==> flow/design.v <==
module exponent_multiplier (
    i_clk, i_rst_n,
    i_load, i_start, i_select,
    i_A, i_B,
    o_done, led_select, o_P,
	seg_i_A_ten, seg_i_A_unit, 
	seg_i_B_ten, seg_i_B_unit, 
	seg_o_P_thousand, seg_o_P_hundred, seg_o_P_ten, seg_o_P_unit
);
    input wire i_clk, i_rst_n;
    input wire i_load, i_start, i_select;
    input [3:0] i_A, i_B;
    output reg o_done, led_select;
    output reg [29:0] o_P;
	output reg [6:0] seg_i_A_ten, seg_i_A_unit;
	output reg [6:0] seg_i_B_ten, seg_i_B_unit;
	output reg [6:0] seg_o_P_thousand, seg_o_P_hundred, seg_o_P_ten, seg_o_P_unit;
    parameter IDLE = 3'b000, LOAD = 3'b001, CALC = 3'b010, FINISH = 3'b011;
    reg [2:0] current_state;
    reg [3:0] reg_A, reg_B;
	reg [3:0] led_reg_A, led_reg_B;
    reg [19:0] reg_A_shift;
    reg [29:0] reg_P_exp;
    reg [7:0] reg_P_mul;
    reg [3:0] counter_exp;
    reg [2:0] index_bit_B;
    reg exp_done, mul_done;
    always @(posedge i_clk or negedge i_rst_n) begin
        if (!i_rst_n) begin
            reg_A <= 4'b0;
            reg_B <= 4'b0;
            reg_P_exp <= 30'b1;
            reg_P_mul <= 8'b0;
            reg_A_shift <= 20'b0;
			led_reg_A <= 4'b0;	
			led_reg_B <= 4'b0;	
            o_done <= 0;
			led_select <= 0;
            o_P <= 30'b0;
            counter_exp <= 4'b0;
            index_bit_B <= 3'b0;
            exp_done <= 0;
            mul_done <= 0;
            current_state <= IDLE;
        end
        else begin
            case (current_state)
                IDLE: begin
                    reg_A <= 4'b0;
                    reg_B <= 4'b0;
                    reg_P_exp <= 30'b1;
                    reg_P_mul <= 8'b0;
                    reg_A_shift <= 20'b0;
                    o_done <= 0;
					led_select <= 0;
                    o_P <= 30'b0;
                    counter_exp <= 4'b0;
                    index_bit_B <= 3'b0;
                    exp_done <= 0;
                    mul_done <= 0;
                    if (!i_load) begin 
                        reg_A <= i_A;
						led_reg_A <= i_A;
                        reg_B <= i_B;
						led_reg_B <= i_B;
                        reg_A_shift <= {16'b0, i_A};
                        current_state <= LOAD;
                    end                    
                end    
                LOAD: begin                    
                    current_state <= (!i_start) ? CALC : LOAD;
                end
                CALC: begin
                    if (i_start) begin
                        if (!exp_done) begin
                            if (counter_exp < reg_B) begin
                                reg_P_exp <= reg_P_exp * reg_A;
                                counter_exp <= counter_exp + 1;
                            end
                            else begin
                                exp_done <= 1;
                            end
                        end
                        if (!mul_done) begin
                            if (index_bit_B < 4) begin
                                if (reg_B[index_bit_B]) begin
                                    reg_P_mul <= reg_P_mul + reg_A_shift[7:0];
                                end
                                reg_A_shift <= reg_A_shift << 1;
                                index_bit_B <= index_bit_B + 1;
                            end
                            else begin
                                mul_done <= 1;
                            end
                        end
                        if (exp_done && mul_done) begin
                            current_state <= FINISH;
                        end
                    end
                end
                FINISH: begin
                    o_done <= 1;
                    led_select <= !i_select;
                    if (!i_select) begin
                        o_P <= reg_P_exp;
                    end
                    else if (i_select) begin
                        o_P <= {22'b0, reg_P_mul};
                    end
                    if (!i_start) begin
                        current_state <= IDLE;
                    end
                end
            endcase
        end
    end
	always @(*) begin                 
		case (led_reg_A % 10)
			4'd0: seg_i_A_unit = 7'b1000000;
			4'd1: seg_i_A_unit = 7'b1111001;
			4'd2: seg_i_A_unit = 7'b0100100;
			4'd3: seg_i_A_unit = 7'b0110000;
			4'd4: seg_i_A_unit = 7'b0011001;
			4'd5: seg_i_A_unit = 7'b0010010;
			4'd6: seg_i_A_unit = 7'b0000010;
			4'd7: seg_i_A_unit = 7'b1111000;
			4'd8: seg_i_A_unit = 7'b0000000;
			4'd9: seg_i_A_unit = 7'b0010000;
			default: seg_i_A_unit = 7'b1000000;
		endcase
		case (led_reg_A / 10)
			4'd0: seg_i_A_ten = 7'b1000000;
			4'd1: seg_i_A_ten = 7'b1111001;
			4'd2: seg_i_A_ten = 7'b0100100;
			4'd3: seg_i_A_ten = 7'b0110000;
			4'd4: seg_i_A_ten = 7'b0011001;
			4'd5: seg_i_A_ten = 7'b0010010;
			4'd6: seg_i_A_ten = 7'b0000010;
			4'd7: seg_i_A_ten = 7'b1111000;
			4'd8: seg_i_A_ten = 7'b0000000;
			4'd9: seg_i_A_ten = 7'b0010000;
			default: seg_i_A_ten = 7'b1000000;
		endcase
		case (led_reg_B % 10)
			4'd0: seg_i_B_unit = 7'b1000000;
			4'd1: seg_i_B_unit = 7'b1111001;
			4'd2: seg_i_B_unit = 7'b0100100;
			4'd3: seg_i_B_unit = 7'b0110000;
			4'd4: seg_i_B_unit = 7'b0011001;
			4'd5: seg_i_B_unit = 7'b0010010;
			4'd6: seg_i_B_unit = 7'b0000010;
			4'd7: seg_i_B_unit = 7'b1111000;
			4'd8: seg_i_B_unit = 7'b0000000;
			4'd9: seg_i_B_unit = 7'b0010000;
			default: seg_i_B_unit = 7'b1000000;
		endcase
		case (led_reg_B / 10)
			4'd0: seg_i_B_ten = 7'b1000000;
			4'd1: seg_i_B_ten = 7'b1111001;
			4'd2: seg_i_B_ten = 7'b0100100;
			4'd3: seg_i_B_ten = 7'b0110000;
			4'd4: seg_i_B_ten = 7'b0011001;
			4'd5: seg_i_B_ten = 7'b0010010;
			4'd6: seg_i_B_ten = 7'b0000010;
			4'd7: seg_i_B_ten = 7'b1111000;
			4'd8: seg_i_B_ten = 7'b0000000;
			4'd9: seg_i_B_ten = 7'b0010000;
			default: seg_i_B_ten = 7'b1000000;
		endcase
		case (o_P % 10)
			4'd0: seg_o_P_unit = 7'b1000000;
			4'd1: seg_o_P_unit = 7'b1111001;
			4'd2: seg_o_P_unit = 7'b0100100;
			4'd3: seg_o_P_unit = 7'b0110000;
			4'd4: seg_o_P_unit = 7'b0011001;
			4'd5: seg_o_P_unit = 7'b0010010;
			4'd6: seg_o_P_unit = 7'b0000010;
			4'd7: seg_o_P_unit = 7'b1111000;
			4'd8: seg_o_P_unit = 7'b0000000;
			4'd9: seg_o_P_unit = 7'b0010000;
			default: seg_o_P_unit = 7'b1000000;
		endcase
		case ((o_P / 10) % 10)
			4'd0: seg_o_P_ten = 7'b1000000;
			4'd1: seg_o_P_ten = 7'b1111001;
			4'd2: seg_o_P_ten = 7'b0100100;
			4'd3: seg_o_P_ten = 7'b0110000;
			4'd4: seg_o_P_ten = 7'b0011001;
			4'd5: seg_o_P_ten = 7'b0010010;
			4'd6: seg_o_P_ten = 7'b0000010;
			4'd7: seg_o_P_ten = 7'b1111000;
			4'd8: seg_o_P_ten = 7'b0000000;
			4'd9: seg_o_P_ten = 7'b0010000;
			default: seg_o_P_ten = 7'b1000000;
		endcase
		case ((o_P / 100) % 10)
			4'd0: seg_o_P_hundred = 7'b1000000;
			4'd1: seg_o_P_hundred = 7'b1111001;
			4'd2: seg_o_P_hundred = 7'b0100100;
			4'd3: seg_o_P_hundred = 7'b0110000;
			4'd4: seg_o_P_hundred = 7'b0011001;
			4'd5: seg_o_P_hundred = 7'b0010010;
			4'd6: seg_o_P_hundred = 7'b0000010;
			4'd7: seg_o_P_hundred = 7'b1111000;
			4'd8: seg_o_P_hundred = 7'b0000000;
			4'd9: seg_o_P_hundred = 7'b0010000;
			default: seg_o_P_hundred = 7'b1000000;
		endcase
		case ((o_P / 1000) % 10)
			4'd0: seg_o_P_thousand = 7'b1000000;
			4'd1: seg_o_P_thousand = 7'b1111001;
			4'd2: seg_o_P_thousand = 7'b0100100;
			4'd3: seg_o_P_thousand = 7'b0110000;
			4'd4: seg_o_P_thousand = 7'b0011001;
			4'd5: seg_o_P_thousand = 7'b0010010;
			4'd6: seg_o_P_thousand = 7'b0000010;
			4'd7: seg_o_P_thousand = 7'b1111000;
			4'd8: seg_o_P_thousand = 7'b0000000;
			4'd9: seg_o_P_thousand = 7'b0010000;
			default: seg_o_P_thousand = 7'b1000000;		
		endcase
    end
endmodule
* Reports on exponent_multiplier
Tool output for the design above, in the order of the flow. Lines are those of the file above, counted from 1. Cell names lack the library's common part. The mark n/a stands for no value.
Design: design top exponent_multiplier, clock port i_clk, library sky130hd, corner tt_025C_1v80

* Elaborated design
Yosys after proc, flatten, opt, wreduce and memory -nomap, before mapping. Memory bits, and registers merged into a memory's read port (data or address), are not among the register bits. Print and check cells are not counted. Yosys's memory passes give these memory sizes; they may raise the number of words (mostly to a power of two), join words into wider ones and drop unused or constant bits.
Operators by class: shifts and indexed selects 1, mux-type cells 50, multiply operators 1, $add $sub $neg 3, bitwise operators 1, equal/unequal tests 12, divide/modulo/power cells 11, reductions and logical operators 20, magnitude comparators 2
Operators with widths (number):
- remainder unit 32 x 4 -> 32 bit with constant B | 3
- divider 30 x 10 -> 32 bit with constant B | 1
- divider 4 x 4 -> 32 bit with constant B | 2
- remainder unit 4 x 4 -> 32 bit with constant B | 2
- zero test 28 bit | 8
- divider 30 x 7 -> 32 bit with constant B | 1
- divider 30 x 4 -> 32 bit with constant B | 1
- remainder unit 30 x 4 -> 32 bit with constant B | 1
- multiplier 30 x 4 -> 30 bit | 1
- parallel mux 30 bit (select 2 bit) | 2
- two-way mux 30 bit | 4
- two-way mux 8 bit | 7
- two-way mux 7 bit | 8
- parallel mux 8 bit (select 2 bit) | 2
- two-way mux 4 bit | 6
- two-way mux 3 bit | 7
- != test 2 bit with constant B | 9
- parallel mux 3 bit (select 4 bit) | 1
- AND reduction 5 bit | 2
- AND reduction 4 bit | 2
- adder 8 bit | 1
- parallel mux 4 bit (select 2 bit) | 1
- parallel mux 1 bit (select 2 bit) | 4
- == test 3 x 2 -> 1 bit with constant B | 2
- parallel mux 3 bit (select 2 bit) | 1
- two-way mux 1 bit | 6
- AND reduction 2 bit | 2
- nonzero test 2 bit | 2
Not listed: further kinds 12, cells in them 12.
Bit counts: flip-flop bits (word level) 106, ROM bits 896, word-level cells 124, input bits 13, memories kept 8, output and inout port bits 88
Memory list:
- (no name shown) | words 16, width 7, rd ports 1, wr ports 0, line 118 | case (led_reg_A % 10)
- (no name shown) | words 16, width 7, rd ports 1, wr ports 0, line 131 | case (led_reg_A / 10)
- (no name shown) | words 16, width 7, rd ports 1, wr ports 0, line 144 | case (led_reg_B % 10)
- (no name shown) | words 16, width 7, rd ports 1, wr ports 0, line 157 | case (led_reg_B / 10)
- (no name shown) | words 16, width 7, rd ports 1, wr ports 0, line 170 | case (o_P % 10)
- (no name shown) | words 16, width 7, rd ports 1, wr ports 0, line 183 | case ((o_P / 10) % 10)
Further memories, not shown: 2.

* Logic depth
Yosys ltp: most cells in a row. Word level: on the elaborated netlist, between registers, memories and ports. Mapped: between sequential cells and ports; inverters and the memories' decode and read muxes count.
Logic depth: word-level depth 6, ABC_AREA 0, depth in mapped cells 146, depth with buffers taken out 108

* Netlist
Yosys stat after the flow's synthesis: flattened, memories mapped to cells. It holds for the ABC_AREA given above (unset counts as 0); a run with the other value may have another netlist. The area totals of this step are shown rounded.
Cells by type:
- xnor2_1 | number 341, area in all 2.99E+03 sq um
- dfrtp_1 | number 105, area in all 2627.52 sq um
- nand2_1 | number 627, area in all 2.35E+03 sq um
- a21oi_1 | number 389, area in all 1.95E+03 sq um
- nor2_1 | number 511, area in all 1918.09 sq um
- o21ai_0 | number 328, area in all 1.64E+03 sq um
- nor3_1 | number 252, area in all 1261.21 sq um
- ha_1 | number 93, area in all 1.16E+03 sq um
- nand3_1 | number 220, area in all 1.1E+03 sq um
- fa_1 | number 54, area in all 1.08E+03 sq um
- xor2_1 | number 113, area in all 989.699 sq um
- clkbuf_1 | number 246, area in all 923.386 sq um
- mux2i_1 | number 90, area in all 900.864 sq um
- inv_1 | number 210, area in all 788.256 sq um
- a211oi_1 | number 101, area in all 758.227 sq um
- and2_1 | number 119, area in all 744.464 sq um
- o211ai_1 | number 77, area in all 578.054 sq um
- nor4_1 | number 91, area in all 569.296 sq um
Other cell types: 137; their cells: 1916.
Synthesis totals: flip-flops 107, buffers 374, sequential part of the area 2680 sq um, cell count 5883, chip area (Yosys) 40000 sq um

* Worst setup path after synthesis
Source: OpenSTA report_checks on the synthesized netlist (no wires, ideal clock, input and output delay 20% of the period each), path of least setup slack; recovery checks are left aside. Register names are those of the netlist, which keeps one name where synthesis merged equal registers.
Timing after synthesis: path kind reg2out, from register o_P[25], to output seg_o_P_ten[3], path slack 7.730 ns, clock period 50.0 ns, buffers on the path 16, data arrival time 32.270 ns, time at the first pin 0.000 ns, data required time 40.000 ns, path delay 32.270 ns, driving pins on the path 118, output delay 10.000 ns, period reached after synthesis 42.27 ns
"path delay" = arrival - input delay + setup time. A path that ends at an output port has no setup time. "driving pins on the path": output pins that drive a net of the path, with the launching flip-flop's if there is one; two outputs of one cell count as two. "period reached after synthesis" is the clock period less the worst setup slack; recovery checks do not enter. This is arithmetic on one report: input and output delays are still those of the set period (20% each). The rows between start and end are the longest chain of elaborated cells between them; the timing report does not say that the signal goes this way. Where chains are equally long, one stands for them. A line is the first line of the expression or statement that the cell stems from. Yosys adds cells for indexed reads and writes and turns some case tables into memories. A memory read counts as a cell of the chain, while the word-level depth stops at memories. A register here has more assigning lines than the two given.
Between the ends, after synthesis: path through dfrtp_1 buf_6 xor2_2 and2_4 a2111o_1 nand2_2 nand2_1 o211a_1 or4_4 o21a_2 buf_6 a311oi_1 o21ai_1 o22a_1 a32o_1 o211a_4 o21a_1 buf_4 [82 not listed] mux2_1 or4_1 a211o_1 o221a_1 or4_1 a2111o_1 or4b_1 clkbuf_1 or3_1 a21o_1 or4_4 nor3_4 nand3_4 xnor2_1 inv_1 ha_1 mux2i_1 nor2b_1, length of the longest elaborated chain 4, elaborated cells on any way between the ends 5, RTL lines with such cells 1, those cells by class 2 x div; 1 x mux; 1 x reduce/logical; 1 x memory
RTL lines, path after synthesis:
- start, declared | line 14 | output reg [29:0] o_P;
- start, assigned | line 105 | o_P <= reg_P_exp;
- start, assigned | line 108 | o_P <= {22'b0, reg_P_mul};
- divider 30 x 4 -> 32 bit | line 183 | case ((o_P / 10) % 10)
- remainder unit 32 x 4 -> 32 bit | line 183
- memory (16 x 7 bit) | line 183
- two-way mux 7 bit | line 183
- end, declared | line 17 | output reg [6:0] seg_o_P_thousand, seg_o_P_hundred, seg_o_P_ten, seg_o_P_unit;

* Timing after layout
Path of least setup slack in the final report of entry A (OpenROAD, finished layout, wires in). Where an end is a register, its clock arrival counts in the times.
Timing post-layout: path kind reg2out, from register o_P[25], to output seg_o_P_ten[2], data required time 39.12 ns, driving pins on the path 114, path slack 1.87 ns, buffers on the path 13, output delay 9.78 ns, time at the first pin 0.36 ns, data arrival time 37.25 ns, clock period 48.9 ns
The rows between start and end are the longest chain of elaborated cells between them; the timing report does not say that the signal goes this way. Where chains are equally long, one stands for them. A memory read counts as a cell of the chain, while the word-level depth stops at memories. A register here has more assigning lines than the two given.
Between the ends, post-layout: path through dfrtp_4 or4b_4 a311oi_1 a311oi_1 o21ai_1 a22oi_1 o211a_1 or4_4 o21a_4 mux2i_1 o32ai_2 or2_1 nor2_1 buf_4 o311ai_4 o21a_4 nor3_1 o41ai_2 [78 not listed] nor4_1 mux2_1 or4_1 a211o_2 o221a_1 or4_1 a2111o_1 or4b_1 or3_1 a21o_1 or4_4 nor3_4 nand3_4 mux2i_1 a2111oi_4 nand4_2 nor3_2 clkdlybuf4s50_1, length of the longest elaborated chain 4, elaborated cells on any way between the ends 5, RTL lines with such cells 1, those cells by class 2 x div; 1 x mux; 1 x reduce/logical; 1 x memory
RTL lines, path post-layout:
- start, declared | line 14 | output reg [29:0] o_P;
- start, assigned | line 105 | o_P <= reg_P_exp;
- start, assigned | line 108 | o_P <= {22'b0, reg_P_mul};
- divider 30 x 4 -> 32 bit | line 183 | case ((o_P / 10) % 10)
- remainder unit 32 x 4 -> 32 bit | line 183
- memory (16 x 7 bit) | line 183
- two-way mux 7 bit | line 183
- end, declared | line 17 | output reg [6:0] seg_o_P_thousand, seg_o_P_hundred, seg_o_P_ten, seg_o_P_unit;

Lab notebook: exponent_multiplier

Top module exponent_multiplier; platform sky130hd; tools Yosys and OpenROAD; 4 stored runs in no particular order. Input and output delays are each 20% of the period that was set; the output load is 0.01 pF.
"clock period reached" means the clock period less the worst setup slack. The figure is calculated, with input and output delays left at 20% of the set period.
The measured numbers are rounded.

[entry A] flow files
==> flow/run.sh <==
#!/bin/bash
# the make line also repeats the synthesis and layout settings of config.mk as NAME=value (left out here)
make -C /OpenROAD-flow-scripts/flow DESIGN_CONFIG=/design/flow/config.mk WORK_HOME=/design/flow/orfs CLKGATE_MAP_FILE= finish
==> flow/config.mk <==
export PLATFORM = sky130hd
export DESIGN_NAME = exponent_multiplier
export DESIGN_NICKNAME = exponent_multiplier
export VERILOG_FILES = /design/flow/design.v
export SDC_FILE = /design/flow/constraint.sdc
export NUM_CORES = 4
export LEC_CHECK = 0
export CAP_MARGIN = 20
export CORE_MARGIN = 2
export CORE_UTILIZATION = 40
export PLACE_DENSITY = 0.6
export SLEW_MARGIN = 20
==> flow/constraint.sdc <==
create_clock -name core_clock -period 48.9 [get_ports {i_clk}]
set_input_delay 9.7800 -clock core_clock [delete_from_list [all_inputs] [get_ports {i_clk}]]
set_output_delay 9.7800 -clock core_clock [all_outputs]
set_load 0.01 [all_outputs]

[entry A] result: cell area after synthesis 40,000 sq um; area inside the die boundary 103,000 sq um; standard-cell area after routing 44,000 sq um; post-route utilization 44.1 %; setup slack of the worst path 1.87 ns; summed negative setup slack 0.000 ns; smallest hold slack 0.489 ns; clock period reached 47.027 ns

[entry B] flow files
==> flow/run.sh <==
#!/bin/bash
# the make line also repeats the synthesis and layout settings of config.mk as NAME=value (left out here)
make -C /OpenROAD-flow-scripts/flow DESIGN_CONFIG=/design/flow/config.mk WORK_HOME=/design/flow/orfs CLKGATE_MAP_FILE= finish
==> flow/config.mk <==
export PLATFORM = sky130hd
export DESIGN_NAME = exponent_multiplier
export DESIGN_NICKNAME = exponent_multiplier
export VERILOG_FILES = /design/flow/design.v
export SDC_FILE = /design/flow/constraint.sdc
export NUM_CORES = 4
export LEC_CHECK = 0
export CAP_MARGIN = 20
export CELL_PAD_IN_SITES_GLOBAL_PLACEMENT = 2
export CORE_ASPECT_RATIO = 0.54
export CORE_MARGIN = 9
export CORE_UTILIZATION = 64
export CTS_CLUSTER_SIZE = 74
export MAX_ROUTING_LAYER = met5
export MIN_ROUTING_LAYER = met2
export PLACE_DENSITY = 0.87
export SETUP_SLACK_MARGIN = 2.82
export SLEW_MARGIN = 0
export TNS_END_PERCENT = 65
==> flow/constraint.sdc <==
create_clock -name core_clock -period 28.9 [get_ports {i_clk}]
set_input_delay 5.7800 -clock core_clock [delete_from_list [all_inputs] [get_ports {i_clk}]]
set_output_delay 5.7800 -clock core_clock [all_outputs]
set_load 0.01 [all_outputs]

[entry B] result: no final report: placement broke off with GPL-0301

[entry C] flow files
==> flow/run.sh <==
#!/bin/bash
# the make line also repeats the synthesis and layout settings of config.mk as NAME=value (left out here)
make -C /OpenROAD-flow-scripts/flow DESIGN_CONFIG=/design/flow/config.mk WORK_HOME=/design/flow/orfs CLKGATE_MAP_FILE= finish
==> flow/config.mk <==
export PLATFORM = sky130hd
export DESIGN_NAME = exponent_multiplier
export DESIGN_NICKNAME = exponent_multiplier
export VERILOG_FILES = /design/flow/design.v
export SDC_FILE = /design/flow/constraint.sdc
export NUM_CORES = 4
export LEC_CHECK = 0
export CAP_MARGIN = 20
export CORE_MARGIN = 2
export CORE_UTILIZATION = 34
export CTS_CLUSTER_DIAMETER = 193
export CTS_CLUSTER_SIZE = 93
export GPL_ROUTABILITY_DRIVEN = 1
export MAX_ROUTING_LAYER = met5
export PLACE_DENSITY_LB_ADDON = 0.03
export SLEW_MARGIN = 30
==> flow/constraint.sdc <==
create_clock -name core_clock -period 37.0 [get_ports {i_clk}]
set_input_delay 7.4000 -clock core_clock [delete_from_list [all_inputs] [get_ports {i_clk}]]
set_output_delay 7.4000 -clock core_clock [all_outputs]
set_load 0.01 [all_outputs]

[entry C] result: cell area after synthesis 40,000 sq um; area inside the die boundary 120,000 sq um; standard-cell area after routing 59,600 sq um; post-route utilization 51.1 %; setup slack of the worst path -2.74 ns; summed negative setup slack -18.6 ns; smallest hold slack 0.495 ns; clock period reached 39.738 ns

[entry D] flow files
==> flow/run.sh <==
#!/bin/bash
# the make line also repeats the synthesis and layout settings of config.mk as NAME=value (left out here)
make -C /OpenROAD-flow-scripts/flow DESIGN_CONFIG=/design/flow/config.mk WORK_HOME=/design/flow/orfs CLKGATE_MAP_FILE= finish
==> flow/config.mk <==
export PLATFORM = sky130hd
export DESIGN_NAME = exponent_multiplier
export DESIGN_NICKNAME = exponent_multiplier
export VERILOG_FILES = /design/flow/design.v
export SDC_FILE = /design/flow/constraint.sdc
export NUM_CORES = 4
export LEC_CHECK = 0
export ABC_AREA = 0
export CAP_MARGIN = 20
export CORE_ASPECT_RATIO = 0.87
export CORE_MARGIN = 8
export CORE_UTILIZATION = 55
export CTS_CLUSTER_DIAMETER = 206
export GPL_TIMING_DRIVEN = 0
export HOLD_SLACK_MARGIN = 0.08
export MAX_ROUTING_LAYER = met5
export MIN_ROUTING_LAYER = met1
export PLACE_DENSITY_LB_ADDON = 0.18
export SLEW_MARGIN = 25
==> flow/constraint.sdc <==
create_clock -name core_clock -period 80.5 [get_ports {i_clk}]
set_input_delay 16.1000 -clock core_clock [delete_from_list [all_inputs] [get_ports {i_clk}]]
set_output_delay 16.1000 -clock core_clock [all_outputs]
set_load 0.01 [all_outputs]

[entry D] result: cell area after synthesis 40,000 sq um; area inside the die boundary 81,700 sq um; standard-cell area after routing 42,500 sq um; post-route utilization 58.8 %; setup slack of the worst path 21.3 ns; summed negative setup slack 0.000 ns; smallest hold slack 0.480 ns; clock period reached 59.229 ns
